==> flow/design.v <==
  module cfs_synch#(
    parameter DATA_WIDTH = 32
  ) (
    input                       clk,
    input     [DATA_WIDTH-1:0]  i,
    output reg[DATA_WIDTH-1:0]  o
  );
    always@(posedge clk) begin
      o <= i;
    end
  endmodule
  module cfs_edge_detect #(parameter bit EDGE = 1, parameter bit RESET_VAL = !EDGE)(
    input clk,
    input reset_n,
    input data,
    output reg detected
  );
    reg dly1_data;
    always@(posedge clk or negedge reset_n) begin
      if(reset_n == 0) begin
        dly1_data <= RESET_VAL;
      end
      else begin
        dly1_data <= data;
      end
    end
    assign detected = ((data == EDGE) & (dly1_data == !EDGE));
  endmodule
  module cfs_synch_fifo #(
     parameter DATA_WIDTH = 32,
     parameter FIFO_DEPTH = 8,
     parameter CDC        = 1,
    localparam CNT_WIDTH = $clog2(FIFO_DEPTH)
  ) (
    input                       reset_n,
    input                       push_clk,
    input                       push_valid,
    input[DATA_WIDTH-1:0]       push_data,
    output wire                 push_ready,
    output wire                 push_full,
    output wire                 push_empty,
    output reg[CNT_WIDTH:0]     push_fifo_lvl,
    input                       pop_clk,
    output wire                 pop_valid,
    output wire[DATA_WIDTH-1:0] pop_data,
    input                       pop_ready,
    output wire                 pop_full,
    output wire                 pop_empty,
    output reg[CNT_WIDTH:0]     pop_fifo_lvl
  );
    reg[DATA_WIDTH-1:0] fifo[0:FIFO_DEPTH-1];
    wire[CNT_WIDTH-1:0] rd_ptr_push;
    reg[CNT_WIDTH-1:0]  rd_ptr_pop;
    reg[CNT_WIDTH-1:0] next_wr_ptr_push;
    reg[CNT_WIDTH-1:0] next_rd_ptr_pop;
    reg[CNT_WIDTH-1:0] wr_ptr_push;
    wire[CNT_WIDTH-1:0] wr_ptr_pop;
    reg[CNT_WIDTH:0] push_fifo_lvl_dly;
    reg[CNT_WIDTH:0] pop_fifo_lvl_dly;
    always_comb begin
      if(wr_ptr_push == FIFO_DEPTH - 1) begin
        next_wr_ptr_push = 0;
      end
      else begin
        next_wr_ptr_push = wr_ptr_push + 1;
      end
    end
    always@(posedge push_clk or negedge reset_n) begin
      if(reset_n == 0) begin
        push_fifo_lvl_dly  <= 0;
      end
      else begin
        push_fifo_lvl_dly <= push_fifo_lvl;
      end
    end
    always@(posedge pop_clk or negedge reset_n) begin
      if(reset_n == 0) begin
        pop_fifo_lvl_dly  <= 0;
      end
      else begin
        pop_fifo_lvl_dly <= pop_fifo_lvl;
      end
    end
    assign push_empty = (push_fifo_lvl == 0);
    assign push_full  = (push_fifo_lvl == FIFO_DEPTH);
    always@(posedge push_clk or negedge reset_n) begin
      if(reset_n == 0) begin
        wr_ptr_push <= 0;
      end
      else begin
        if(push_valid & push_ready) begin
          fifo[wr_ptr_push] <= push_data;
          wr_ptr_push       <= next_wr_ptr_push;
        end
      end
    end
    assign push_ready = push_valid & !push_full;
    always_comb begin
      if(rd_ptr_pop == FIFO_DEPTH - 1) begin
        next_rd_ptr_pop = 0;
      end
      else begin
        next_rd_ptr_pop = rd_ptr_pop + 1;
      end
    end
    assign pop_empty = (pop_fifo_lvl == 0);
    assign pop_full  = (pop_fifo_lvl == FIFO_DEPTH);
    always@(posedge pop_clk or negedge reset_n) begin
      if(reset_n == 0) begin
        rd_ptr_pop <= 0;
      end
      else begin
        if(pop_valid & pop_ready) begin
          rd_ptr_pop <= next_rd_ptr_pop;
        end
      end
    end
    always_comb begin
      if(wr_ptr_push == rd_ptr_push) begin
        if(push_fifo_lvl_dly >= FIFO_DEPTH - 1) begin
          push_fifo_lvl = FIFO_DEPTH;
        end
        else begin
          push_fifo_lvl = 0;
        end
      end
      else if(wr_ptr_push > rd_ptr_push) begin
        push_fifo_lvl = wr_ptr_push - rd_ptr_push;
      end
      else begin
        push_fifo_lvl = FIFO_DEPTH - (rd_ptr_push - wr_ptr_push);
      end
    end
    always_comb begin
      if(wr_ptr_pop == rd_ptr_pop) begin
        if(pop_fifo_lvl_dly >= FIFO_DEPTH - 1) begin
          pop_fifo_lvl = FIFO_DEPTH;
        end
        else begin
          pop_fifo_lvl = 0;
        end
      end
      else if(wr_ptr_pop > rd_ptr_pop) begin
        pop_fifo_lvl = wr_ptr_pop - rd_ptr_pop;
      end
      else begin
        pop_fifo_lvl = FIFO_DEPTH - (rd_ptr_pop - wr_ptr_pop);
      end
    end
    assign pop_valid = !pop_empty;
    assign pop_data  = fifo[rd_ptr_pop];
    if(CDC == 1) begin
      cfs_synch#(CNT_WIDTH) synch_wr_ptr_push2pop(
        .clk(pop_clk),
        .i(wr_ptr_push),
        .o(wr_ptr_pop)
      );
      cfs_synch#(CNT_WIDTH) synch_rd_ptr_pop2push(
        .clk(push_clk),
        .i(rd_ptr_pop),
        .o(rd_ptr_push)
      );
    end
    else begin
       assign wr_ptr_pop  = wr_ptr_push;
       assign rd_ptr_push = rd_ptr_pop;
    end
  endmodule
  module cfs_rx_ctrl #(
    parameter ALGN_DATA_WIDTH       = 32,
    parameter STATUS_CNT_DROP_WIDTH = 8,
    localparam int unsigned ALGN_OFFSET_WIDTH = ALGN_DATA_WIDTH <= 8 ? 1 : $clog2(ALGN_DATA_WIDTH/8),
    localparam int unsigned ALGN_SIZE_WIDTH   = $clog2(ALGN_DATA_WIDTH/8)+1,
    localparam int unsigned FIFO_DATA_WIDTH   = ALGN_DATA_WIDTH + ALGN_OFFSET_WIDTH + ALGN_SIZE_WIDTH
  )(
    input                                  preset_n,
    input                                  pclk,
    input                                  clr_cnt_dop,
    output wire[STATUS_CNT_DROP_WIDTH-1:0] status_cnt_drop,
    input                                  md_rx_clk,
    input                                  md_rx_valid,
    input[ALGN_DATA_WIDTH-1:0]             md_rx_data,
    input[ALGN_OFFSET_WIDTH-1:0]           md_rx_offset,
    input[ALGN_SIZE_WIDTH-1:0]             md_rx_size,
    output wire                            md_rx_ready,
    output reg                             md_rx_err,
    output wire                            push_valid,
    output wire[FIFO_DATA_WIDTH-1:0]       push_data,
    input                                  push_ready,
    input                                  rx_fifo_full
    );
    localparam int unsigned DATA_MSB = ALGN_DATA_WIDTH-1;
    localparam int unsigned DATA_LSB = 0;
    localparam int unsigned OFFSET_MSB = ALGN_DATA_WIDTH+ALGN_OFFSET_WIDTH-1;
    localparam int unsigned OFFSET_LSB = ALGN_DATA_WIDTH;
    localparam int unsigned SIZE_MSB = ALGN_DATA_WIDTH+ALGN_OFFSET_WIDTH+ALGN_SIZE_WIDTH-1;
    localparam int unsigned SIZE_LSB = ALGN_DATA_WIDTH+ALGN_OFFSET_WIDTH;
    reg[STATUS_CNT_DROP_WIDTH-1:0] md_rx_clk_status_cnt_drop;
    cfs_synch#(STATUS_CNT_DROP_WIDTH) synch_status_cnt_drop(
      .clk(pclk),
      .i  (clr_cnt_dop ? {STATUS_CNT_DROP_WIDTH{1'b0}} : md_rx_clk_status_cnt_drop),
      .o  (status_cnt_drop)
    );
    always@(posedge md_rx_clk or negedge preset_n) begin
      if(!preset_n) begin
        md_rx_clk_status_cnt_drop <= 0;
      end
      else if(clr_cnt_dop) begin
        md_rx_clk_status_cnt_drop <= 0;
      end
      else begin
        if(md_rx_valid & md_rx_ready & md_rx_err) begin
          if(md_rx_clk_status_cnt_drop < (('h1 << STATUS_CNT_DROP_WIDTH) - 1)) begin
            md_rx_clk_status_cnt_drop <= md_rx_clk_status_cnt_drop + 1;
          end
        end
      end
    end
    wire[ALGN_SIZE_WIDTH:0]   md_rx_numer;
    wire[ALGN_SIZE_WIDTH-1:0] md_rx_rem;
    assign md_rx_numer = (ALGN_DATA_WIDTH / 8) + md_rx_offset;
    assign md_rx_rem   = md_rx_numer % md_rx_size;
    always_comb begin
      if(md_rx_valid == 1) begin
        if(md_rx_size == 0) begin
          md_rx_err = 1;
        end
        else if(md_rx_rem != 0) begin
          md_rx_err = 1;
        end
        else begin
          md_rx_err = 0;
        end
      end
      else begin
        md_rx_err = 0;
      end
    end
    assign md_rx_ready = (push_valid & push_ready) | md_rx_err;
    assign push_valid = md_rx_valid & !md_rx_err;
    assign push_data[SIZE_MSB  :SIZE_LSB]   = md_rx_size;
    assign push_data[OFFSET_MSB:OFFSET_LSB] = md_rx_offset;
    assign push_data[DATA_MSB  :DATA_LSB]   = md_rx_data;
  endmodule
  module cfs_tx_ctrl #(
    parameter ALGN_DATA_WIDTH = 32,
    localparam int unsigned ALGN_OFFSET_WIDTH = ALGN_DATA_WIDTH <= 8 ? 1 : $clog2(ALGN_DATA_WIDTH/8),
    localparam int unsigned ALGN_SIZE_WIDTH   = $clog2(ALGN_DATA_WIDTH/8)+1,
    localparam int unsigned FIFO_DATA_WIDTH   = ALGN_DATA_WIDTH + ALGN_OFFSET_WIDTH + ALGN_SIZE_WIDTH
  )(
    input                              pop_valid,
    input[FIFO_DATA_WIDTH-1:0]         pop_data,
    output wire                        pop_ready,
    output wire                        md_tx_valid,
    output wire[ALGN_DATA_WIDTH-1:0]   md_tx_data,
    output wire[ALGN_OFFSET_WIDTH-1:0] md_tx_offset,
    output wire[ALGN_SIZE_WIDTH-1:0]   md_tx_size,
    input                              md_tx_ready
    );
    localparam int unsigned DATA_MSB = ALGN_DATA_WIDTH-1;
    localparam int unsigned DATA_LSB = 0;
    localparam int unsigned OFFSET_MSB = ALGN_DATA_WIDTH+ALGN_OFFSET_WIDTH-1;
    localparam int unsigned OFFSET_LSB = ALGN_DATA_WIDTH;
    localparam int unsigned SIZE_MSB = ALGN_DATA_WIDTH+ALGN_OFFSET_WIDTH+ALGN_SIZE_WIDTH-1;
    localparam int unsigned SIZE_LSB = ALGN_DATA_WIDTH+ALGN_OFFSET_WIDTH;
    assign pop_ready    = pop_valid & md_tx_ready;
    assign md_tx_valid  = pop_valid;
    assign md_tx_data   = pop_data[DATA_MSB:DATA_LSB];
    assign md_tx_offset = pop_data[OFFSET_MSB:OFFSET_LSB];
    assign md_tx_size   = pop_data[SIZE_MSB:SIZE_LSB];
  endmodule
  module cfs_ctrl #(
    parameter ALGN_DATA_WIDTH = 32,
    localparam int unsigned ALGN_OFFSET_WIDTH = ALGN_DATA_WIDTH <= 8 ? 1 : $clog2(ALGN_DATA_WIDTH/8),
    localparam int unsigned ALGN_SIZE_WIDTH   = $clog2(ALGN_DATA_WIDTH/8)+1,
    localparam int unsigned FIFO_WIDTH        = ALGN_DATA_WIDTH + ALGN_OFFSET_WIDTH + ALGN_SIZE_WIDTH
  )(
    input                        reset_n,
    input                        clk,
    input                        pop_valid,
    input[FIFO_WIDTH-1:0]        pop_data,
    output reg                   pop_ready,
    output reg                   push_valid,
    output reg[FIFO_WIDTH-1:0]   push_data,
    input                        push_ready,
    input[ALGN_OFFSET_WIDTH-1:0] ctrl_offset,
    input[ALGN_SIZE_WIDTH-1:0]   ctrl_size
    );
    localparam int unsigned DATA_MSB = ALGN_DATA_WIDTH-1;
    localparam int unsigned DATA_LSB = 0;
    localparam int unsigned OFFSET_MSB = ALGN_DATA_WIDTH+ALGN_OFFSET_WIDTH-1;
    localparam int unsigned OFFSET_LSB = ALGN_DATA_WIDTH;
    localparam int unsigned SIZE_MSB = ALGN_DATA_WIDTH+ALGN_OFFSET_WIDTH+ALGN_SIZE_WIDTH-1;
    localparam int unsigned SIZE_LSB = ALGN_DATA_WIDTH+ALGN_OFFSET_WIDTH;
    reg[ALGN_OFFSET_WIDTH-1:0] unaligned_offset;
    reg[ALGN_SIZE_WIDTH-1:0] unaligned_size;
    reg[ALGN_DATA_WIDTH-1:0] unaligned_data;
    reg[ALGN_SIZE_WIDTH-1:0] unaligned_bytes_processed;
    reg[ALGN_SIZE_WIDTH-1:0] aligned_bytes_processed;
    always@(posedge clk or negedge reset_n) begin
      if(reset_n == 0) begin
        pop_ready                 <= 1;
        push_valid                <= 0;
        push_data                 <= 0;
        unaligned_offset          <= 0;
        unaligned_size            <= 0;
        unaligned_data            <= 0;
        unaligned_bytes_processed <= 0;
        aligned_bytes_processed   <= 0;
      end
      else begin
        if((push_valid == 1) & (push_ready == 0)) begin
          if(unaligned_bytes_processed >= unaligned_size) begin
            if((pop_valid == 1) && (pop_ready == 1)) begin
              pop_ready                 <= 0;
              unaligned_offset          <= pop_data[OFFSET_MSB:OFFSET_LSB];
              unaligned_size            <= pop_data[SIZE_MSB:SIZE_LSB];
              unaligned_data            <= pop_data[DATA_MSB:DATA_LSB];
              unaligned_bytes_processed <= 0;
            end
            else if((pop_valid == 1) && (pop_ready == 0)) begin
              pop_ready <= 1;
            end
            else begin
              pop_ready <= 1;
            end
          end
          else begin
            pop_ready <= 0;
          end
        end
        else if((push_valid == 1) & (push_ready == 1)) begin
          if(unaligned_bytes_processed >= unaligned_size) begin
            if((pop_valid == 1) && (pop_ready == 1)) begin
              if(pop_data[SIZE_MSB:SIZE_LSB] >= ctrl_size) begin
                push_valid                       <= 1;
                push_data[DATA_MSB:DATA_LSB]     <= ((('h1 << (ctrl_size * 8)) - 1) & (pop_data[DATA_MSB:DATA_LSB] >> (pop_data[OFFSET_MSB:OFFSET_LSB] * 8))) << (8 * ctrl_offset);
                push_data[SIZE_MSB:SIZE_LSB]     <= ctrl_size;
                push_data[OFFSET_MSB:OFFSET_LSB] <= ctrl_offset;
                unaligned_offset                 <= pop_data[OFFSET_MSB:OFFSET_LSB];
                unaligned_size                   <= pop_data[SIZE_MSB:SIZE_LSB];
                unaligned_data                   <= pop_data[DATA_MSB:DATA_LSB];
                unaligned_bytes_processed        <= ctrl_size;
                aligned_bytes_processed          <= 0;
                if(pop_data[SIZE_MSB:SIZE_LSB] > ctrl_size) begin
                  pop_ready <= 0;
                end
                else begin
                  pop_ready <= 1;
                end
              end
              else begin
                push_valid              <= 0;
                push_data               <= ((('h1 << (pop_data[SIZE_MSB:SIZE_LSB] * 8)) - 1) & (pop_data[DATA_MSB:DATA_LSB] >> (pop_data[OFFSET_MSB:OFFSET_LSB] * 8))) << (8 * ctrl_offset);
                aligned_bytes_processed <= pop_data[SIZE_MSB:SIZE_LSB];
              end
            end
            else if((pop_valid == 1) && (pop_ready == 0)) begin
              pop_ready               <= 1;
              push_valid              <= 0;
              push_data               <= 0;
              aligned_bytes_processed <= 0;
            end
            else begin
              pop_ready               <= 1;
              push_valid              <= 0;
              push_data               <= 0;
              aligned_bytes_processed <= 0;
            end
          end
          else begin
            if((unaligned_size - unaligned_bytes_processed) >= ctrl_size) begin
              push_valid                       <= 1;
              push_data[DATA_MSB:DATA_LSB]     <= ((('h1 << (ctrl_size * 8)) - 1) & (unaligned_data >> ((unaligned_offset + unaligned_bytes_processed) * 8))) << (8 * ctrl_offset);
              push_data[SIZE_MSB:SIZE_LSB]     <= ctrl_size;
              push_data[OFFSET_MSB:OFFSET_LSB] <= ctrl_offset;
              unaligned_bytes_processed        <= unaligned_bytes_processed + ctrl_size;
              aligned_bytes_processed          <= 0;
              if(unaligned_bytes_processed + ctrl_size >= unaligned_size) begin
                pop_ready <= 1;
              end
            end
            else begin
              push_valid                <= 0;
              push_data                 <= ((('h1 << ((unaligned_size - unaligned_bytes_processed) * 8)) - 1) & (unaligned_data >> ((unaligned_offset + unaligned_bytes_processed) * 8))) << (8 * ctrl_offset);
              unaligned_bytes_processed <= unaligned_size;
              aligned_bytes_processed   <= unaligned_size - unaligned_bytes_processed;
              pop_ready <= 1;
            end
          end
        end
        else begin
          if(unaligned_bytes_processed >= unaligned_size) begin
            if((pop_valid == 1) && (pop_ready == 1)) begin
              if(pop_data[SIZE_MSB:SIZE_LSB] >= (ctrl_size - aligned_bytes_processed)) begin
                push_valid                       <= 1;
                push_data[DATA_MSB:DATA_LSB]     <= push_data[DATA_MSB:DATA_LSB] | (((('h1 << ((ctrl_size - aligned_bytes_processed) * 8)) - 1) & (pop_data[DATA_MSB:DATA_LSB] >> (pop_data[OFFSET_MSB:OFFSET_LSB] * 8))) << (8 * (ctrl_offset + aligned_bytes_processed)));
                push_data[SIZE_MSB:SIZE_LSB]     <= ctrl_size;
                push_data[OFFSET_MSB:OFFSET_LSB] <= ctrl_offset;
                unaligned_offset                 <= pop_data[OFFSET_MSB:OFFSET_LSB];
                unaligned_size                   <= pop_data[SIZE_MSB:SIZE_LSB];
                unaligned_data                   <= pop_data[DATA_MSB:DATA_LSB];
                unaligned_bytes_processed        <= ctrl_size - aligned_bytes_processed;
                if(pop_data[SIZE_MSB:SIZE_LSB] == (ctrl_size - aligned_bytes_processed)) begin
                  pop_ready <= 1;
                end
                else begin
                  pop_ready <= 0;
                end
              end
              else begin
                push_valid                <= 0;
                push_data                 <= push_data | (((('h1 << (pop_data[SIZE_MSB:SIZE_LSB] * 8)) - 1) & (pop_data[DATA_MSB:DATA_LSB] >> (pop_data[OFFSET_MSB:OFFSET_LSB] * 8))) << (8 * (ctrl_offset + aligned_bytes_processed)));
                aligned_bytes_processed   <= aligned_bytes_processed + pop_data[SIZE_MSB:SIZE_LSB];
                unaligned_offset          <= pop_data[OFFSET_MSB:OFFSET_LSB];
                unaligned_size            <= pop_data[SIZE_MSB:SIZE_LSB];
                unaligned_data            <= pop_data[DATA_MSB:DATA_LSB];
                unaligned_bytes_processed <= pop_data[SIZE_MSB:SIZE_LSB];
                pop_ready                 <= 1;
              end
            end
            else if((pop_valid == 1) && (pop_ready == 0)) begin
              pop_ready <= 1;
            end
            else begin
              pop_ready <= 1;
            end
          end
          else begin
            if(unaligned_size - unaligned_bytes_processed >= (ctrl_size - aligned_bytes_processed)) begin
              push_valid                       <= 1;
              push_data[DATA_MSB:DATA_LSB]     <= push_data[DATA_MSB:DATA_LSB] | (((('h1 << ((ctrl_size - aligned_bytes_processed) * 8)) - 1) & (unaligned_data >> ((unaligned_offset + unaligned_bytes_processed) * 8))) << (8 * (ctrl_offset + aligned_bytes_processed)));
              push_data[SIZE_MSB:SIZE_LSB]     <= ctrl_size;
              push_data[OFFSET_MSB:OFFSET_LSB] <= ctrl_offset;
              unaligned_bytes_processed        <= unaligned_bytes_processed + ctrl_size - aligned_bytes_processed;
              if(unaligned_bytes_processed + ctrl_size - aligned_bytes_processed >= unaligned_size) begin
                pop_ready <= 1;
              end
              else begin
                pop_ready <= 0;
              end
            end
            else begin
              push_valid                <= 0;
              push_data                 <= push_data | (((('h1 << ((unaligned_size - unaligned_bytes_processed) * 8)) - 1) & (unaligned_data >> ((unaligned_offset + unaligned_bytes_processed) * 8))) << (8 * (ctrl_offset + aligned_bytes_processed)));
              aligned_bytes_processed   <= aligned_bytes_processed + (unaligned_size - unaligned_bytes_processed) ;
              unaligned_bytes_processed <= unaligned_size;
              pop_ready <= 1;
            end
          end
        end
      end
    end
  endmodule
  module cfs_regs#(
    parameter APB_ADDR_WIDTH        = 16,
    parameter ALGN_DATA_WIDTH       = 32,
    parameter STATUS_CNT_DROP_WIDTH = 8,
    parameter STATUS_RX_LVL_WIDTH   = 4,
    parameter STATUS_TX_LVL_WIDTH   = 4,
    localparam int unsigned APB_DATA_WIDTH  = 32,
    localparam int unsigned ALGN_OFFSET_WIDTH = ALGN_DATA_WIDTH <= 8 ? 1 : $clog2(ALGN_DATA_WIDTH/8),
    localparam int unsigned ALGN_SIZE_WIDTH   = $clog2(ALGN_DATA_WIDTH/8)+1) (
    input wire                            pclk,
    input wire                            presetn,
    input wire[APB_ADDR_WIDTH-1:0]        paddr,
    input wire                            pwrite,
    input wire                            psel,
    input wire                            penable,
    input wire[APB_DATA_WIDTH-1:0]        pwdata,
    output reg                            pready,
    output reg[APB_DATA_WIDTH-1:0]        prdata,
    output reg                            pslverr,
    output reg[ALGN_OFFSET_WIDTH-1:0]     ctrl_offset,
    output reg[ALGN_SIZE_WIDTH-1:0]       ctrl_size,
    output reg                            ctrl_clr,
    input wire[STATUS_CNT_DROP_WIDTH-1:0] status_cnt_drop,
    input wire[STATUS_RX_LVL_WIDTH-1:0]   status_rx_lvl,
    input wire[STATUS_TX_LVL_WIDTH-1:0]   status_tx_lvl,
    input wire                            rx_fifo_empty,
    input wire                            rx_fifo_full,
    input wire                            tx_fifo_empty,
    input wire                            tx_fifo_full,
    input wire                            max_drop,
    output wire                           irq
  );
    localparam ADDR_CTRL    = 'h0000;
    localparam ADDR_STATUS  = 'h000c;
    localparam ADDR_IRQEN   = 'h00f0;
    localparam ADDR_IRQ     = 'h00f4;
    localparam LSB_CTRL_SIZE   = 0;
    localparam LSB_CTRL_OFFSET = 8;
    localparam LSB_CTRL_CLR    = 16;
    localparam LSB_STATUS_CNT_DROP = 0;
    localparam LSB_STATUS_RX_LVL   = 8;
    localparam LSB_STATUS_TX_LVL   = 16;
    localparam LSB_IRQEN_RX_FIFO_EMPTY = 0;
    localparam LSB_IRQEN_RX_FIFO_FULL  = 1;
    localparam LSB_IRQEN_TX_FIFO_EMPTY = 2;
    localparam LSB_IRQEN_TX_FIFO_FULL  = 3;
    localparam LSB_IRQEN_MAX_DROP      = 4;
    localparam LSB_IRQ_RX_FIFO_EMPTY = LSB_IRQEN_RX_FIFO_EMPTY;
    localparam LSB_IRQ_RX_FIFO_FULL  = LSB_IRQEN_RX_FIFO_FULL;
    localparam LSB_IRQ_TX_FIFO_EMPTY = LSB_IRQEN_TX_FIFO_EMPTY;
    localparam LSB_IRQ_TX_FIFO_FULL  = LSB_IRQEN_TX_FIFO_FULL;
    localparam LSB_IRQ_MAX_DROP      = LSB_IRQEN_MAX_DROP;
    wire[APB_ADDR_WIDTH-1:0] addr_aligned;
    assign addr_aligned = {paddr[APB_ADDR_WIDTH-1:2], 2'b00};
    reg wr_ctrl_is_illegal;
    wire[ALGN_SIZE_WIDTH-1:0] ctrl_size_wr_val;
    assign ctrl_size_wr_val = pwdata[LSB_CTRL_SIZE + ALGN_SIZE_WIDTH - 1 : LSB_CTRL_SIZE];
    wire[ALGN_OFFSET_WIDTH-1:0] ctrl_offset_wr_val;
    assign ctrl_offset_wr_val = pwdata[LSB_CTRL_OFFSET + ALGN_OFFSET_WIDTH - 1 : LSB_CTRL_OFFSET];
    reg[APB_DATA_WIDTH-1:0] ctrl_rd_val;
    wire[ALGN_SIZE_WIDTH:0]   ctrl_wr_numer;
    wire[ALGN_SIZE_WIDTH-1:0] ctrl_wr_rem;
    assign ctrl_wr_numer = (ALGN_DATA_WIDTH / 8) + ctrl_offset_wr_val;
    assign ctrl_wr_rem   = ctrl_wr_numer % ctrl_size_wr_val;
    reg irqen_rx_fifo_empty;
    reg irqen_rx_fifo_full;
    reg irqen_tx_fifo_empty;
    reg irqen_tx_fifo_full;
    reg irqen_max_drop;
    reg irq_rx_fifo_empty;
    reg irq_rx_fifo_full;
    reg irq_tx_fifo_empty;
    reg irq_tx_fifo_full;
    reg irq_max_drop;
    always_comb begin
      ctrl_rd_val = 0;
      ctrl_rd_val[LSB_CTRL_SIZE   + ALGN_SIZE_WIDTH   - 1 : LSB_CTRL_SIZE]   = ctrl_size;
      ctrl_rd_val[LSB_CTRL_OFFSET + ALGN_OFFSET_WIDTH - 1 : LSB_CTRL_OFFSET] = ctrl_offset;
    end
    reg[APB_DATA_WIDTH-1:0] status_rd_val;
    always_comb begin
      status_rd_val = 0;
      status_rd_val[LSB_STATUS_CNT_DROP+ STATUS_CNT_DROP_WIDTH-1:LSB_STATUS_CNT_DROP] = status_cnt_drop;
      status_rd_val[LSB_STATUS_RX_LVL  + STATUS_RX_LVL_WIDTH-1  :LSB_STATUS_RX_LVL]   = status_rx_lvl;
      status_rd_val[LSB_STATUS_TX_LVL  + STATUS_TX_LVL_WIDTH-1  :LSB_STATUS_TX_LVL]   = status_tx_lvl;
    end
    reg[APB_DATA_WIDTH-1:0] irqen_rd_val;
    always_comb begin
      irqen_rd_val = 0;
      irqen_rd_val[LSB_IRQEN_RX_FIFO_EMPTY] = irqen_rx_fifo_empty;
      irqen_rd_val[LSB_IRQEN_RX_FIFO_FULL]  = irqen_rx_fifo_full;
      irqen_rd_val[LSB_IRQEN_TX_FIFO_EMPTY] = irqen_tx_fifo_empty;
      irqen_rd_val[LSB_IRQEN_TX_FIFO_FULL]  = irqen_tx_fifo_full;
      irqen_rd_val[LSB_IRQEN_MAX_DROP]      = irqen_max_drop;
    end
    reg[APB_DATA_WIDTH-1:0] irq_rd_val;
    always_comb begin
      irq_rd_val = 0;
      irq_rd_val[LSB_IRQEN_RX_FIFO_EMPTY] = irq_rx_fifo_empty;
      irq_rd_val[LSB_IRQEN_RX_FIFO_FULL]  = irq_rx_fifo_full;
      irq_rd_val[LSB_IRQEN_TX_FIFO_EMPTY] = irq_tx_fifo_empty;
      irq_rd_val[LSB_IRQEN_TX_FIFO_FULL]  = irq_tx_fifo_full;
      irq_rd_val[LSB_IRQEN_MAX_DROP]      = irq_max_drop;
    end
    wire edge_rx_fifo_empty;
    wire edge_rx_fifo_full;
    wire edge_tx_fifo_empty;
    wire edge_tx_fifo_full;
    wire edge_max_drop;
    cfs_edge_detect #(.EDGE(1), .RESET_VAL(1)) edge_detect_rx_fifo_empty(.clk(pclk), .reset_n(presetn), .data(rx_fifo_empty), .detected(edge_rx_fifo_empty));
    cfs_edge_detect #(.EDGE(1), .RESET_VAL(0)) edge_detect_rx_fifo_full( .clk(pclk), .reset_n(presetn), .data(rx_fifo_full),  .detected(edge_rx_fifo_full));
    cfs_edge_detect #(.EDGE(1), .RESET_VAL(1)) edge_detect_tx_fifo_empty(.clk(pclk), .reset_n(presetn), .data(tx_fifo_empty), .detected(edge_tx_fifo_empty));
    cfs_edge_detect #(.EDGE(1), .RESET_VAL(0)) edge_detect_tx_fifo_full( .clk(pclk), .reset_n(presetn), .data(tx_fifo_full),  .detected(edge_tx_fifo_full));
    cfs_edge_detect #(.EDGE(1), .RESET_VAL(0)) edge_detect_max_drop(     .clk(pclk), .reset_n(presetn), .data(max_drop),      .detected(edge_max_drop));
    assign irq = 
      (edge_rx_fifo_empty & irqen_rx_fifo_empty) | 
      (edge_rx_fifo_full  & irqen_rx_fifo_full)  | 
      (edge_tx_fifo_empty & irqen_tx_fifo_empty) | 
      (edge_tx_fifo_full  & irqen_tx_fifo_full) | 
      (edge_max_drop      & irqen_max_drop);
    always@(posedge pclk or negedge presetn) begin
      if(presetn == 0) begin
        ctrl_offset <= 0;
        ctrl_size   <= 1;
        irqen_rx_fifo_empty <= 0;
        irqen_rx_fifo_full  <= 0;
        irqen_tx_fifo_empty <= 0;
        irqen_tx_fifo_full  <= 0;
        irqen_max_drop      <= 0;
        irq_rx_fifo_empty <= 0;
        irq_rx_fifo_full  <= 0;
        irq_tx_fifo_empty <= 0;
        irq_tx_fifo_full  <= 0;
        irq_max_drop      <= 0;
        wr_ctrl_is_illegal <= 0;
        ctrl_clr           <= 0;
        pready             <= 0;
        pslverr            <= 0;
        prdata             <= 0;
      end
      else begin
        ctrl_clr <= 0;
        if(psel == 1 && penable == 1) begin
          if(pready == 0) begin
            case(addr_aligned) 
              ADDR_CTRL : begin
                if(pwrite) begin
                  if(wr_ctrl_is_illegal == 0) begin
                    if(ctrl_size_wr_val == 0) begin
                      wr_ctrl_is_illegal <= 1;
                      pready             <= 0;
                      pslverr            <= 0;
                    end
                    else if(ctrl_wr_rem != 0) begin
                      wr_ctrl_is_illegal <= 1;
                      pready             <= 0;
                      pslverr            <= 0;
                    end
                    else if(ctrl_offset_wr_val + ctrl_size_wr_val > (ALGN_DATA_WIDTH / 8)) begin
                      wr_ctrl_is_illegal <= 1;
                      pready             <= 0;
                      pslverr            <= 0;
                    end
                    else begin
                      wr_ctrl_is_illegal <= 0;
                      pready             <= 1;
                      pslverr            <= 0;
                      ctrl_size          <= ctrl_size_wr_val;
                      ctrl_offset        <= ctrl_offset_wr_val;
                      ctrl_clr           <= pwdata[LSB_CTRL_CLR];
                    end
                  end
                  else begin
                    wr_ctrl_is_illegal <= 0;
                    pready             <= 1;
                    pslverr            <= 1;
                  end
                end
                else begin
                  prdata <= ctrl_rd_val;
                  pready <= 1;
                end
              end
              ADDR_STATUS : begin
                if(pwrite) begin
                  pready  <= 1;
                  pslverr <= 1;
                  prdata  <= 0;
                end
                else begin
                  pready  <= 1;
                  pslverr <= 0;
                  prdata  <= status_rd_val;
                end
              end
              ADDR_IRQEN : begin
                if(pwrite) begin
                  pready  <= 1;
                  pslverr <= 0;
                  irqen_rx_fifo_empty <= pwdata[LSB_IRQEN_RX_FIFO_EMPTY];
                  irqen_rx_fifo_full  <= pwdata[LSB_IRQEN_RX_FIFO_FULL];
                  irqen_tx_fifo_empty <= pwdata[LSB_IRQEN_TX_FIFO_EMPTY];
                  irqen_tx_fifo_full  <= pwdata[LSB_IRQEN_TX_FIFO_FULL];
                  irqen_max_drop      <= pwdata[LSB_IRQEN_MAX_DROP];
                end
                else begin
                  pready  <= 1;
                  pslverr <= 0;
                  prdata  <= irqen_rd_val;
                end
              end
              ADDR_IRQ : begin
                if(pwrite) begin
                  pready  <= 1;
                  pslverr <= 0;
                  irq_rx_fifo_empty <= irq_rx_fifo_empty & !pwdata[LSB_IRQEN_RX_FIFO_EMPTY];
                  irq_rx_fifo_full  <= irq_rx_fifo_full  & !pwdata[LSB_IRQEN_RX_FIFO_FULL];
                  irq_tx_fifo_empty <= irq_tx_fifo_empty & !pwdata[LSB_IRQEN_TX_FIFO_EMPTY];
                  irq_tx_fifo_full  <= irq_tx_fifo_full  & !pwdata[LSB_IRQEN_TX_FIFO_FULL];
                  irq_max_drop      <= irq_max_drop      & !pwdata[LSB_IRQEN_MAX_DROP];
                end
                else begin
                  pready  <= 1;
                  pslverr <= 0;
                  prdata  <= irq_rd_val;
                end
              end
              default : begin
                pready  <= 1;
                pslverr <= 1;
                prdata  <= 0;
              end
            endcase
          end
          else begin
            pready  <= 0;
            pslverr <= 0;
            prdata  <= 0;
          end
        end
        else begin
          pready  <= 0;
          pslverr <= 0;
          prdata  <= 0;
        end
        if(edge_rx_fifo_empty) begin
          irq_rx_fifo_empty <= 1;
        end
        if(edge_rx_fifo_full) begin
          irq_rx_fifo_full <= 1;
        end
        if(edge_tx_fifo_empty) begin
          irq_tx_fifo_empty <= 1;
        end
        if(edge_tx_fifo_full) begin
          irq_tx_fifo_full <= 1;
        end
        if(edge_max_drop) begin
          irq_max_drop <= 1;
        end
      end
    end
  endmodule
  module cfs_aligner_core#(
    parameter APB_ADDR_WIDTH  = 16,
    parameter ALGN_DATA_WIDTH = 32,
    parameter FIFO_DEPTH      = 8,
     parameter CDC_RX_TO_REG  = 1,
     parameter CDC_REG_TO_TX  = 1,
    localparam int unsigned STATUS_CNT_DROP_WIDTH = 8,
    localparam int unsigned APB_DATA_WIDTH  = 32,
    localparam int unsigned ALGN_OFFSET_WIDTH = ALGN_DATA_WIDTH <= 8 ? 1 : $clog2(ALGN_DATA_WIDTH/8),
    localparam int unsigned ALGN_SIZE_WIDTH   = $clog2(ALGN_DATA_WIDTH/8)+1
  ) (
    input wire pclk,
    input wire preset_n,
    input wire[APB_ADDR_WIDTH-1:0]    paddr,
    input wire                        pwrite,
    input wire                        psel,
    input wire                        penable,
    input wire[APB_DATA_WIDTH-1:0]    pwdata,
    output wire                       pready,
    output reg[APB_DATA_WIDTH-1:0]    prdata,
    output reg                        pslverr,
    input                             md_rx_clk,
    input                             md_rx_valid,
    input[ALGN_DATA_WIDTH-1:0]        md_rx_data,
    input[ALGN_OFFSET_WIDTH-1:0]      md_rx_offset,
    input[ALGN_SIZE_WIDTH-1:0]        md_rx_size,
    output reg                        md_rx_ready,
    output reg                        md_rx_err,
    input                             md_tx_clk,
    output reg                        md_tx_valid,
    output reg[ALGN_DATA_WIDTH-1:0]   md_tx_data,
    output reg[ALGN_OFFSET_WIDTH-1:0] md_tx_offset,
    output reg[ALGN_SIZE_WIDTH-1:0]   md_tx_size,
    input                             md_tx_ready,
    input                             md_tx_err,
    output wire                       irq
  );
    localparam int unsigned FIFO_WIDTH        = ALGN_DATA_WIDTH + ALGN_OFFSET_WIDTH + ALGN_SIZE_WIDTH;
    localparam int unsigned FIFO_LVL_WIDTH    = $clog2(FIFO_DEPTH) + 1;
    wire[STATUS_CNT_DROP_WIDTH-1:0] rx_ctrl_2_regs_status_cnt_drop;
    wire                            regs_2_rx_ctrl_ctrl_clr;
    wire                            rx_ctrl_2_rx_fifo_push_valid;
    wire[FIFO_WIDTH-1:0]            rx_ctrl_2_rx_fifo_push_data;
    wire                            rx_fifo_2_rx_ctrl_push_ready;
    wire                            rx_fifo_2_rx_ctrl_push_full;
    wire                            rx_fifo_2_regs_fifo_full;
    wire                            rx_fifo_2_regs_fifo_empty;
    wire[FIFO_LVL_WIDTH-1:0]        rx_fifo_2_regs_fifo_lvl;
    wire[FIFO_LVL_WIDTH-1:0]        tx_fifo_2_regs_fifo_lvl;
    wire                            tx_fifo_2_regs_fifo_empty;
    wire                            tx_fifo_2_regs_fifo_full;
    wire                            tx_fifo_2_tx_ctrl_pop_valid;
    wire[FIFO_WIDTH-1:0]            tx_fifo_2_tx_ctrl_pop_data;
    wire                            tx_fifo_2_tx_ctrl_pop_ready;
    wire                            rx_fifo_2_ctrl_pop_valid;
    wire[FIFO_WIDTH-1:0]            rx_fifo_2_ctrl_pop_data;
    wire                            rx_fifo_2_ctrl_pop_ready;
    wire                            ctrl_2_tx_fifo_push_valid;
    wire[FIFO_WIDTH-1:0]            ctrl_2_tx_fifo_push_data;
    wire                            ctrl_2_tx_fifo_push_ready;
    wire[ALGN_OFFSET_WIDTH-1:0]     regs_2_ctrl_ctrl_offset;
    wire[ALGN_SIZE_WIDTH-1:0]       regs_2_ctrl_ctrl_size;
    cfs_rx_ctrl #(
      .ALGN_DATA_WIDTH      (ALGN_DATA_WIDTH),
      .STATUS_CNT_DROP_WIDTH(STATUS_CNT_DROP_WIDTH)
    ) rx_ctrl (
      .preset_n       (preset_n),
      .pclk           (pclk),
      .status_cnt_drop(rx_ctrl_2_regs_status_cnt_drop),
      .clr_cnt_dop    (regs_2_rx_ctrl_ctrl_clr),
      .md_rx_clk      (md_rx_clk),
      .md_rx_valid    (md_rx_valid),
      .md_rx_data     (md_rx_data),
      .md_rx_offset   (md_rx_offset),
      .md_rx_size     (md_rx_size),
      .md_rx_ready    (md_rx_ready),
      .md_rx_err      (md_rx_err),
      .push_valid     (rx_ctrl_2_rx_fifo_push_valid),
      .push_data      (rx_ctrl_2_rx_fifo_push_data),
      .push_ready     (rx_fifo_2_rx_ctrl_push_ready),
      .rx_fifo_full   (rx_fifo_2_rx_ctrl_push_full)
    );
    cfs_synch_fifo #(
      .DATA_WIDTH(FIFO_WIDTH),
      .FIFO_DEPTH(FIFO_DEPTH),
      .CDC(       CDC_RX_TO_REG)) rx_fifo (
      .reset_n      (preset_n),
      .push_clk     (md_rx_clk),
      .push_valid   (rx_ctrl_2_rx_fifo_push_valid),
      .push_data    (rx_ctrl_2_rx_fifo_push_data),
      .push_ready   (rx_fifo_2_rx_ctrl_push_ready),
      .push_full    (rx_fifo_2_rx_ctrl_push_full),
      .push_empty   (),
      .push_fifo_lvl(),
      .pop_clk      (pclk),
      .pop_valid    (rx_fifo_2_ctrl_pop_valid),
      .pop_data     (rx_fifo_2_ctrl_pop_data),
      .pop_ready    (rx_fifo_2_ctrl_pop_ready),
      .pop_full     (rx_fifo_2_regs_fifo_full),
      .pop_empty    (rx_fifo_2_regs_fifo_empty),
      .pop_fifo_lvl (rx_fifo_2_regs_fifo_lvl)
    );
    cfs_synch_fifo #(
      .DATA_WIDTH(FIFO_WIDTH),
      .FIFO_DEPTH(FIFO_DEPTH),
      .CDC(       CDC_REG_TO_TX)) tx_fifo (
      .reset_n   (preset_n),
      .push_clk  (pclk),
      .push_valid(ctrl_2_tx_fifo_push_valid),
      .push_data (ctrl_2_tx_fifo_push_data),
      .push_ready(ctrl_2_tx_fifo_push_ready),
      .push_full (tx_fifo_2_regs_fifo_full),
      .push_empty(tx_fifo_2_regs_fifo_empty),
      .push_fifo_lvl(tx_fifo_2_regs_fifo_lvl),
      .pop_clk   (md_tx_clk),
      .pop_valid (tx_fifo_2_tx_ctrl_pop_valid),
      .pop_data  (tx_fifo_2_tx_ctrl_pop_data),
      .pop_ready (tx_fifo_2_tx_ctrl_pop_ready),
      .pop_full  (),
      .pop_empty (),
      .pop_fifo_lvl ()
    );
    cfs_tx_ctrl #(
      .ALGN_DATA_WIDTH(ALGN_DATA_WIDTH)
    ) tx_ctrl (
      .pop_valid   (tx_fifo_2_tx_ctrl_pop_valid),
      .pop_data    (tx_fifo_2_tx_ctrl_pop_data),
      .pop_ready   (tx_fifo_2_tx_ctrl_pop_ready),
      .md_tx_valid (md_tx_valid),
      .md_tx_data  (md_tx_data),
      .md_tx_offset(md_tx_offset),
      .md_tx_size  (md_tx_size),
      .md_tx_ready (md_tx_ready)
    );
    cfs_ctrl #(
      .ALGN_DATA_WIDTH(ALGN_DATA_WIDTH)
    ) ctrl(
      .reset_n    (preset_n),
      .clk        (pclk),
      .pop_valid  (rx_fifo_2_ctrl_pop_valid),
      .pop_data   (rx_fifo_2_ctrl_pop_data),
      .pop_ready  (rx_fifo_2_ctrl_pop_ready),
      .push_valid (ctrl_2_tx_fifo_push_valid),
      .push_data  (ctrl_2_tx_fifo_push_data),
      .push_ready (ctrl_2_tx_fifo_push_ready),
      .ctrl_offset(regs_2_ctrl_ctrl_offset),
      .ctrl_size  (regs_2_ctrl_ctrl_size)
      );
    cfs_regs#(
      .APB_ADDR_WIDTH       (APB_ADDR_WIDTH),
      .STATUS_CNT_DROP_WIDTH(STATUS_CNT_DROP_WIDTH),
      .ALGN_DATA_WIDTH      (ALGN_DATA_WIDTH)) regs (
      .pclk           (pclk),
      .presetn        (preset_n),
      .paddr          (paddr),
      .pwrite         (pwrite),
      .psel           (psel),
      .penable        (penable),
      .pwdata         (pwdata),
      .pready         (pready),
      .prdata         (prdata),
      .pslverr        (pslverr),
      .ctrl_offset    (regs_2_ctrl_ctrl_offset),
      .ctrl_size      (regs_2_ctrl_ctrl_size),
      .ctrl_clr       (regs_2_rx_ctrl_ctrl_clr),
      .status_cnt_drop(rx_ctrl_2_regs_status_cnt_drop),
      .status_rx_lvl  (rx_fifo_2_regs_fifo_lvl),
      .status_tx_lvl  (tx_fifo_2_regs_fifo_lvl),
      .rx_fifo_empty  (rx_fifo_2_regs_fifo_empty),
      .rx_fifo_full   (rx_fifo_2_regs_fifo_full),
      .tx_fifo_empty  (tx_fifo_2_regs_fifo_empty),
      .tx_fifo_full   (tx_fifo_2_regs_fifo_full),
      .max_drop       (rx_ctrl_2_regs_status_cnt_drop == (('h1 << STATUS_CNT_DROP_WIDTH) - 1)),
      .irq            (irq)
    );
  endmodule
  module cfs_aligner#(
    parameter ALGN_DATA_WIDTH = 32,
    parameter FIFO_DEPTH      = 8,
    localparam int unsigned APB_ADDR_WIDTH    = 16,
    localparam int unsigned APB_DATA_WIDTH    = 32,
    localparam int unsigned ALGN_OFFSET_WIDTH = ALGN_DATA_WIDTH <= 8 ? 1 : $clog2(ALGN_DATA_WIDTH/8),
    localparam int unsigned ALGN_SIZE_WIDTH   = $clog2(ALGN_DATA_WIDTH/8)+1
  ) (
    input wire clk,
    input wire reset_n,
    input wire[APB_ADDR_WIDTH-1:0]    paddr,
    input wire                        pwrite,
    input wire                        psel,
    input wire                        penable,
    input wire[APB_DATA_WIDTH-1:0]    pwdata,
    output wire                       pready,
    output reg[APB_DATA_WIDTH-1:0]    prdata,
    output reg                        pslverr,
    input                             md_rx_valid,
    input[ALGN_DATA_WIDTH-1:0]        md_rx_data,
    input[ALGN_OFFSET_WIDTH-1:0]      md_rx_offset,
    input[ALGN_SIZE_WIDTH-1:0]        md_rx_size,
    output reg                        md_rx_ready,
    output reg                        md_rx_err,
    output reg                        md_tx_valid,
    output reg[ALGN_DATA_WIDTH-1:0]   md_tx_data,
    output reg[ALGN_OFFSET_WIDTH-1:0] md_tx_offset,
    output reg[ALGN_SIZE_WIDTH-1:0]   md_tx_size,
    input                             md_tx_ready,
    input                             md_tx_err,
    output reg                        irq
  );
    localparam int unsigned STATUS_CNT_DROP_WIDTH = 8;
    cfs_aligner_core#(
      .APB_ADDR_WIDTH( APB_ADDR_WIDTH),
      .ALGN_DATA_WIDTH(ALGN_DATA_WIDTH),
      .FIFO_DEPTH(     FIFO_DEPTH),
      .CDC_RX_TO_REG(  0),
      .CDC_REG_TO_TX(  0)) core (
      .pclk        (clk),
      .preset_n    (reset_n),
      .paddr       (paddr),
      .pwrite      (pwrite),
      .psel        (psel),
      .penable     (penable),
      .pwdata      (pwdata),
      .pready      (pready),
      .prdata      (prdata),
      .pslverr     (pslverr),
      .md_rx_clk   (clk),
      .md_rx_valid (md_rx_valid),
      .md_rx_data  (md_rx_data),
      .md_rx_offset(md_rx_offset),
      .md_rx_size  (md_rx_size),
      .md_rx_ready (md_rx_ready),
      .md_rx_err   (md_rx_err),
      .md_tx_clk   (clk),
      .md_tx_valid (md_tx_valid),
      .md_tx_data  (md_tx_data),
      .md_tx_offset(md_tx_offset),
      .md_tx_size  (md_tx_size),
      .md_tx_ready (md_tx_ready),
      .md_tx_err   (md_tx_err),
      .irq         (irq)
    );
  endmodule
-- Tool chain data of cfs_aligner
What the tools print for cfs_aligner, step after step.
Line numbers count from 1 in the design file above.
Operators: Yosys type, input widths -> output width; for muxes data width and select width s.
Cell names lack the library's common part.
The mark n/a stands for no value.
- top: cfs_aligner
- clock: clk
- standard-cell library: sky130hd
- corner: tt_025C_1v80

-- Elaborated design
Source: Yosys, flattened and elaborated. Widths are those after wreduce. Registers that Yosys merges into a memory's read port (data or address) are not register bits. Print and check cells do not count.
- output and inout bits at 75
- noted flip-flop bits (word level): 774
- noted cells after elaboration: 479
- noted reductions and logical operators: 73
- mux-type cells at 174
- noted $add $sub $neg: 28
- bitwise logic cells at 53
- noted magnitude comparators: 16
- divide/modulo/power cells at 2
- noted equal/unequal tests: 59
- shifts and indexed selects: 16
- operator list (cell ; number):
    $mux 32 ; 21
    $pmux 37 s8 ; 2
    $and 32x32->32 ; 4
    $pmux 32 s4 ; 1
    $mux 3 ; 41
    $mux 1 ; 78
    $sub 37x1->37 const B ; 2
    $and 37x37->37 ; 2
    $or 37x37->37 ; 2
    $shl 37x5->37 ; 2
    $sub 32x1->32 const B ; 2
    $or 32x32->32 ; 2
    $shl 32x32->32 ; 2
    $shl 32x5->32 ; 2
    $reduce_and 3->1 ; 18
    $eq 3x3->1 const B ; 16
    $mux 4 ; 10
    $shl 1x32->37 const A ; 1
    $shl 1x6->37 const A ; 1
    $shr 32x5->37 ; 1
    $shr 32x7->37 ; 1
    $shl 37x32->37 ; 1
    $shl 37x7->37 ; 1
    $reduce_and 4->1 ; 9
    $reduce_bool 2->1 ; 17
    $shl 1x32->32 const A ; 1
    $shl 1x6->32 const A ; 1
    $shr 32x32->32 ; 1
Not listed: further kinds 44, cells in them 179.

-- Longest topological paths
Longest topological path by Yosys (ltp), each cell counted once; first at word level (registers and memories cut), then after technology mapping (sequential cells cut; the memories' decode and read muxes count).
- word-level depth: 15
- noted ABC_AREA: 0
- noted gate-level depth with buffers: 25
- depth with buffers taken out at 22

-- Netlist
The flow's flattened synthesis, as Yosys stat reports it; memories are mapped. The netlist is that of the ABC_AREA named above (0 if unset); the other value can give another one.
- cells in the netlist at 2805
- mapped area: 35486.5 um^2
- sequential area: 21745.9 um^2
- flip-flops: 752
- buffers: 179
- cells by type (cell ; number ; area in all (um^2)):
    edfxtp_1 ; 592 ; 1.78E+04
    dfrtp_1 ; 148 ; 3.7E+03
    mux2_2 ; 139 ; 1.57E+03
    ha_1 ; 80 ; 1000.96
    nand2_1 ; 262 ; 983.443
    o21ai_0 ; 125 ; 625.6
    nor2_1 ; 161 ; 604.33
    a222oi_1 ; 51 ; 510.49
    mux2i_1 ; 49 ; 490.47
    a22o_1 ; 51 ; 446.678
    nor3_1 ; 81 ; 405.389
    a21oi_1 ; 80 ; 400.384
    clkbuf_1 ; 103 ; 386.621
    a22oi_1 ; 49 ; 367.853
    a221oi_1 ; 38 ; 332.819
    a41oi_1 ; 37 ; 324.061
    fa_1 ; 14 ; 280.269
    inv_1 ; 72 ; 270.259
Other cell types: 86; their cells: 673.
By module: a second synthesis without flattening, with its own total; a netlist apart from the flattened one above.
- noted cells (unflattened synthesis): 2589
- noted area total of the unflattened synthesis: 34718.3 um^2
Each row is one instance without its submodules.
- modules (module ; seq. area (um^2) ; area (um^2) ; instances ; cells):
    cfs_synch_fifo ; 9238.9 ; 11890.2 ; 2 ; 685
    cfs_ctrl (ALGN_DATA_WIDTH=32) ; 2053.2 ; 6894.1 ; 1 ; 815
    cfs_regs ; 877.1 ; 2202.1 ; 1 ; 204
    cfs_rx_ctrl ; 200.2 ; 1177.4 ; 1 ; 140
    cfs_tx_ctrl (ALGN_DATA_WIDTH=32) ; 0.0 ; 291.5 ; 1 ; 39
    cfs_synch (DATA_WIDTH=8) ; 160.2 ; 160.2 ; 1 ; 8
    cfs_edge_detect ; 25.0 ; 38.8 ; 3 ; 2
    cfs_edge_detect ; 26.3 ; 40.0 ; 2 ; 2
    cfs_aligner_core ; 0.0 ; 16.3 ; 1 ; 3
    cfs_aligner ; 0.0 ; 0.0 ; 1 ; 0

-- Path before layout
OpenSTA on the mapped netlist: ideal clock, no wires. The path of least setup slack (recovery checks aside). Input and output delay are each 20% of the period. Register names are those of the netlist, which keeps one name where synthesis merged equal registers.
- kind: input-to-output
- start point: in md_rx_size[1]
- end point: out md_rx_ready
- clock period: 10000 ps
- path buffers at 0
- data arrival time: 4930 ps
- noted slack: 3070 ps
- noted driving pins on the path: 13
- launch time at the first pin at 2000 ps
- delay of the path: 2930 ps
- noted synthesis period reached: 6930 ps
"delay of the path" = arrival - input delay + setup time.
At an output port there is no setup time.
"driving pins on the path" counts driving pins, that of a launching flip-flop among them; a cell with two outputs on the path counts twice.
"synthesis period reached" = period - worst setup slack (recovery checks aside). The figure is calculated, with input and output delays left at 20% of the set period.
The rows between start and end are the longest chain of elaborated cells between them; the timing report does not say that the signal goes this way. Where chains are equally long, one stands for them.
Each line given opens the expression or statement behind the cell; cells for indexed reads and writes are added by Yosys, which also makes memories of some case tables.
- path through: nor2_1 nand2_1 ha_1 o21a_1 o21ai_0 nor2b_1 mux2_2 ha_1 a21boi_0 a311o_1 o41ai_1 a21oi_1 nand2b_1
- length of the longest elaborated chain: 10
- RTL lines, path post-synthesis (what ; line ; RTL):
    start: declaration ; 915 ; input[ALGN_SIZE_WIDTH-1:0]        md_rx_size,
    $mod 4x3->4 ; 222 ; assign md_rx_rem   = md_rx_numer % md_rx_size;
    $reduce_bool 3->1 ; 228 ; else if(md_rx_rem != 0) begin
    $mux 1 ; 228 ;
    $mux 1 ; 225 ; if(md_rx_size == 0) begin
    $mux 1 ; 224 ; if(md_rx_valid == 1) begin
    $logic_not 1->1 ; 240 ; assign push_valid = md_rx_valid & !md_rx_err;
    $and 1x1->1 ; 240 ;
    $and 1x1->1 ; 97 ; assign push_ready = push_valid & !push_full;
    $and 1x1->1 ; 239 ; assign md_rx_ready = (push_valid & push_ready) | md_rx_err;
    $or 1x1->1 ; 239 ;
    end: declaration ; 916 ; output reg                        md_rx_ready,

-- Worst path after layout
From the final timing report of record 1: the path of least setup slack in the routed layout; clock arrival at registers is part of the times.
The path's times are printed in steps of 10 ps; the period is the one set.
- kind: input-to-output
- start point: in md_rx_size[1]
- end point: out md_rx_ready
- clock period: 11000 ps
- path buffers at 2
- noted slack: 1760 ps
- noted driving pins on the path: 15
- launch time at the first pin at 2200 ps
- data arrival time: 7040 ps
The rows between start and end are the longest chain of elaborated cells between them; the timing report does not say that the signal goes this way. Where chains are equally long, one stands for them.
- path through: clkdlybuf4s50_1 nor2_1 nand2_1 ha_1 o21a_1 o21ai_0 nor2b_1 mux2_2 ha_1 a21boi_0 a311o_1 o41ai_1 a21oi_1 nand2b_1 clkdlybuf4s50_1
- length of the longest elaborated chain: 10
- RTL lines, path after layout (what ; line ; RTL):
    start: declaration ; 915 ; input[ALGN_SIZE_WIDTH-1:0]        md_rx_size,
    $mod 4x3->4 ; 222 ; assign md_rx_rem   = md_rx_numer % md_rx_size;
    $reduce_bool 3->1 ; 228 ; else if(md_rx_rem != 0) begin
    $mux 1 ; 228 ;
    $mux 1 ; 225 ; if(md_rx_size == 0) begin
    $mux 1 ; 224 ; if(md_rx_valid == 1) begin
    $logic_not 1->1 ; 240 ; assign push_valid = md_rx_valid & !md_rx_err;
    $and 1x1->1 ; 240 ;
    $and 1x1->1 ; 97 ; assign push_ready = push_valid & !push_full;
    $and 1x1->1 ; 239 ; assign md_rx_ready = (push_valid & push_ready) | md_rx_err;
    $or 1x1->1 ; 239 ;
    end: declaration ; 916 ; output reg                        md_rx_ready,

Data sheet: physical implementation of cfs_aligner

Record of 4 stored runs of the RTL-to-layout flow on cfs_aligner, platform sky130hd. The runs are unordered. Constraints: input delay and output delay 20% of the set period each, output load 0.01 pF.
"clock period reached" is the run's clock period less its worst setup slack. It is reckoned from that one timing run; input and output delays stay at 20% of the period that was set.

Record 1
Settings were CAP_MARGIN = 35; CELL_PAD_IN_SITES_DETAIL_PLACEMENT = 2; CORE_MARGIN = 4; CORE_UTILIZATION = 35; CTS_CLUSTER_DIAMETER = 27; GPL_ROUTABILITY_DRIVEN = 1; HOLD_SLACK_MARGIN = 0.11; MAX_ROUTING_LAYER = met4; SLEW_MARGIN = 25; TNS_END_PERCENT = 45; period_ns = 11.0
- noted the die outline area: 106550.0 um^2
- noted the post-synthesis cell area: 35486.5 um^2
- total negative setup slack at 0 ps
- standard-cell area of the final layout at 44705.4 um^2
- clock period reached: 9242 ps
- smallest setup slack at 1758 ps
- noted the lowest hold slack: 498 ps

Record 2
Settings were ABC_AREA = 1; CAP_MARGIN = 20; CELL_PAD_IN_SITES_DETAIL_PLACEMENT = 1; CORE_ASPECT_RATIO = 1.28; CORE_MARGIN = 6; GPL_ROUTABILITY_DRIVEN = 1; SETUP_SLACK_MARGIN = 2.5; TNS_END_PERCENT = 40; period_ns = 11.9; CORE_UTILIZATION = 40; SLEW_MARGIN = 20
- noted the die outline area: 97064.2 um^2
- noted the post-synthesis cell area: 35871.9 um^2
- total negative setup slack at 0 ps
- standard-cell area of the final layout at 40729.1 um^2
- clock period reached: 8731 ps
- smallest setup slack at 3169 ps
- noted the lowest hold slack: 483 ps

Record 3
Settings were CELL_PAD_IN_SITES_DETAIL_PLACEMENT = 1; CORE_ASPECT_RATIO = 0.63; CORE_MARGIN = 6; GPL_ROUTABILITY_DRIVEN = 0; SETUP_SLACK_MARGIN = 2.5; TNS_END_PERCENT = 40; period_ns = 10.0; CAP_MARGIN = 20; CORE_UTILIZATION = 40; SLEW_MARGIN = 20
- noted the die outline area: 96201.2 um^2
- noted the post-synthesis cell area: 35486.5 um^2
- total negative setup slack at 0 ps
- standard-cell area of the final layout at 40661.5 um^2
- clock period reached: 7344 ps
- smallest setup slack at 2656 ps
- noted the lowest hold slack: 473 ps

Record 4
Settings were CAP_MARGIN = 5; CELL_PAD_IN_SITES_DETAIL_PLACEMENT = 2; CORE_UTILIZATION = 40; CTS_CLUSTER_DIAMETER = 27; GPL_ROUTABILITY_DRIVEN = 1; HOLD_SLACK_MARGIN = 0.11; TNS_END_PERCENT = 45; period_ns = 10.0; CORE_MARGIN = 2; SLEW_MARGIN = 20
- noted the die outline area: 91113.4 um^2
- noted the post-synthesis cell area: 35486.5 um^2
- total negative setup slack at 0 ps
- standard-cell area of the final layout at 44841.8 um^2
- clock period reached: 9060 ps
- smallest setup slack at 940 ps
- noted the lowest hold slack: 485 ps
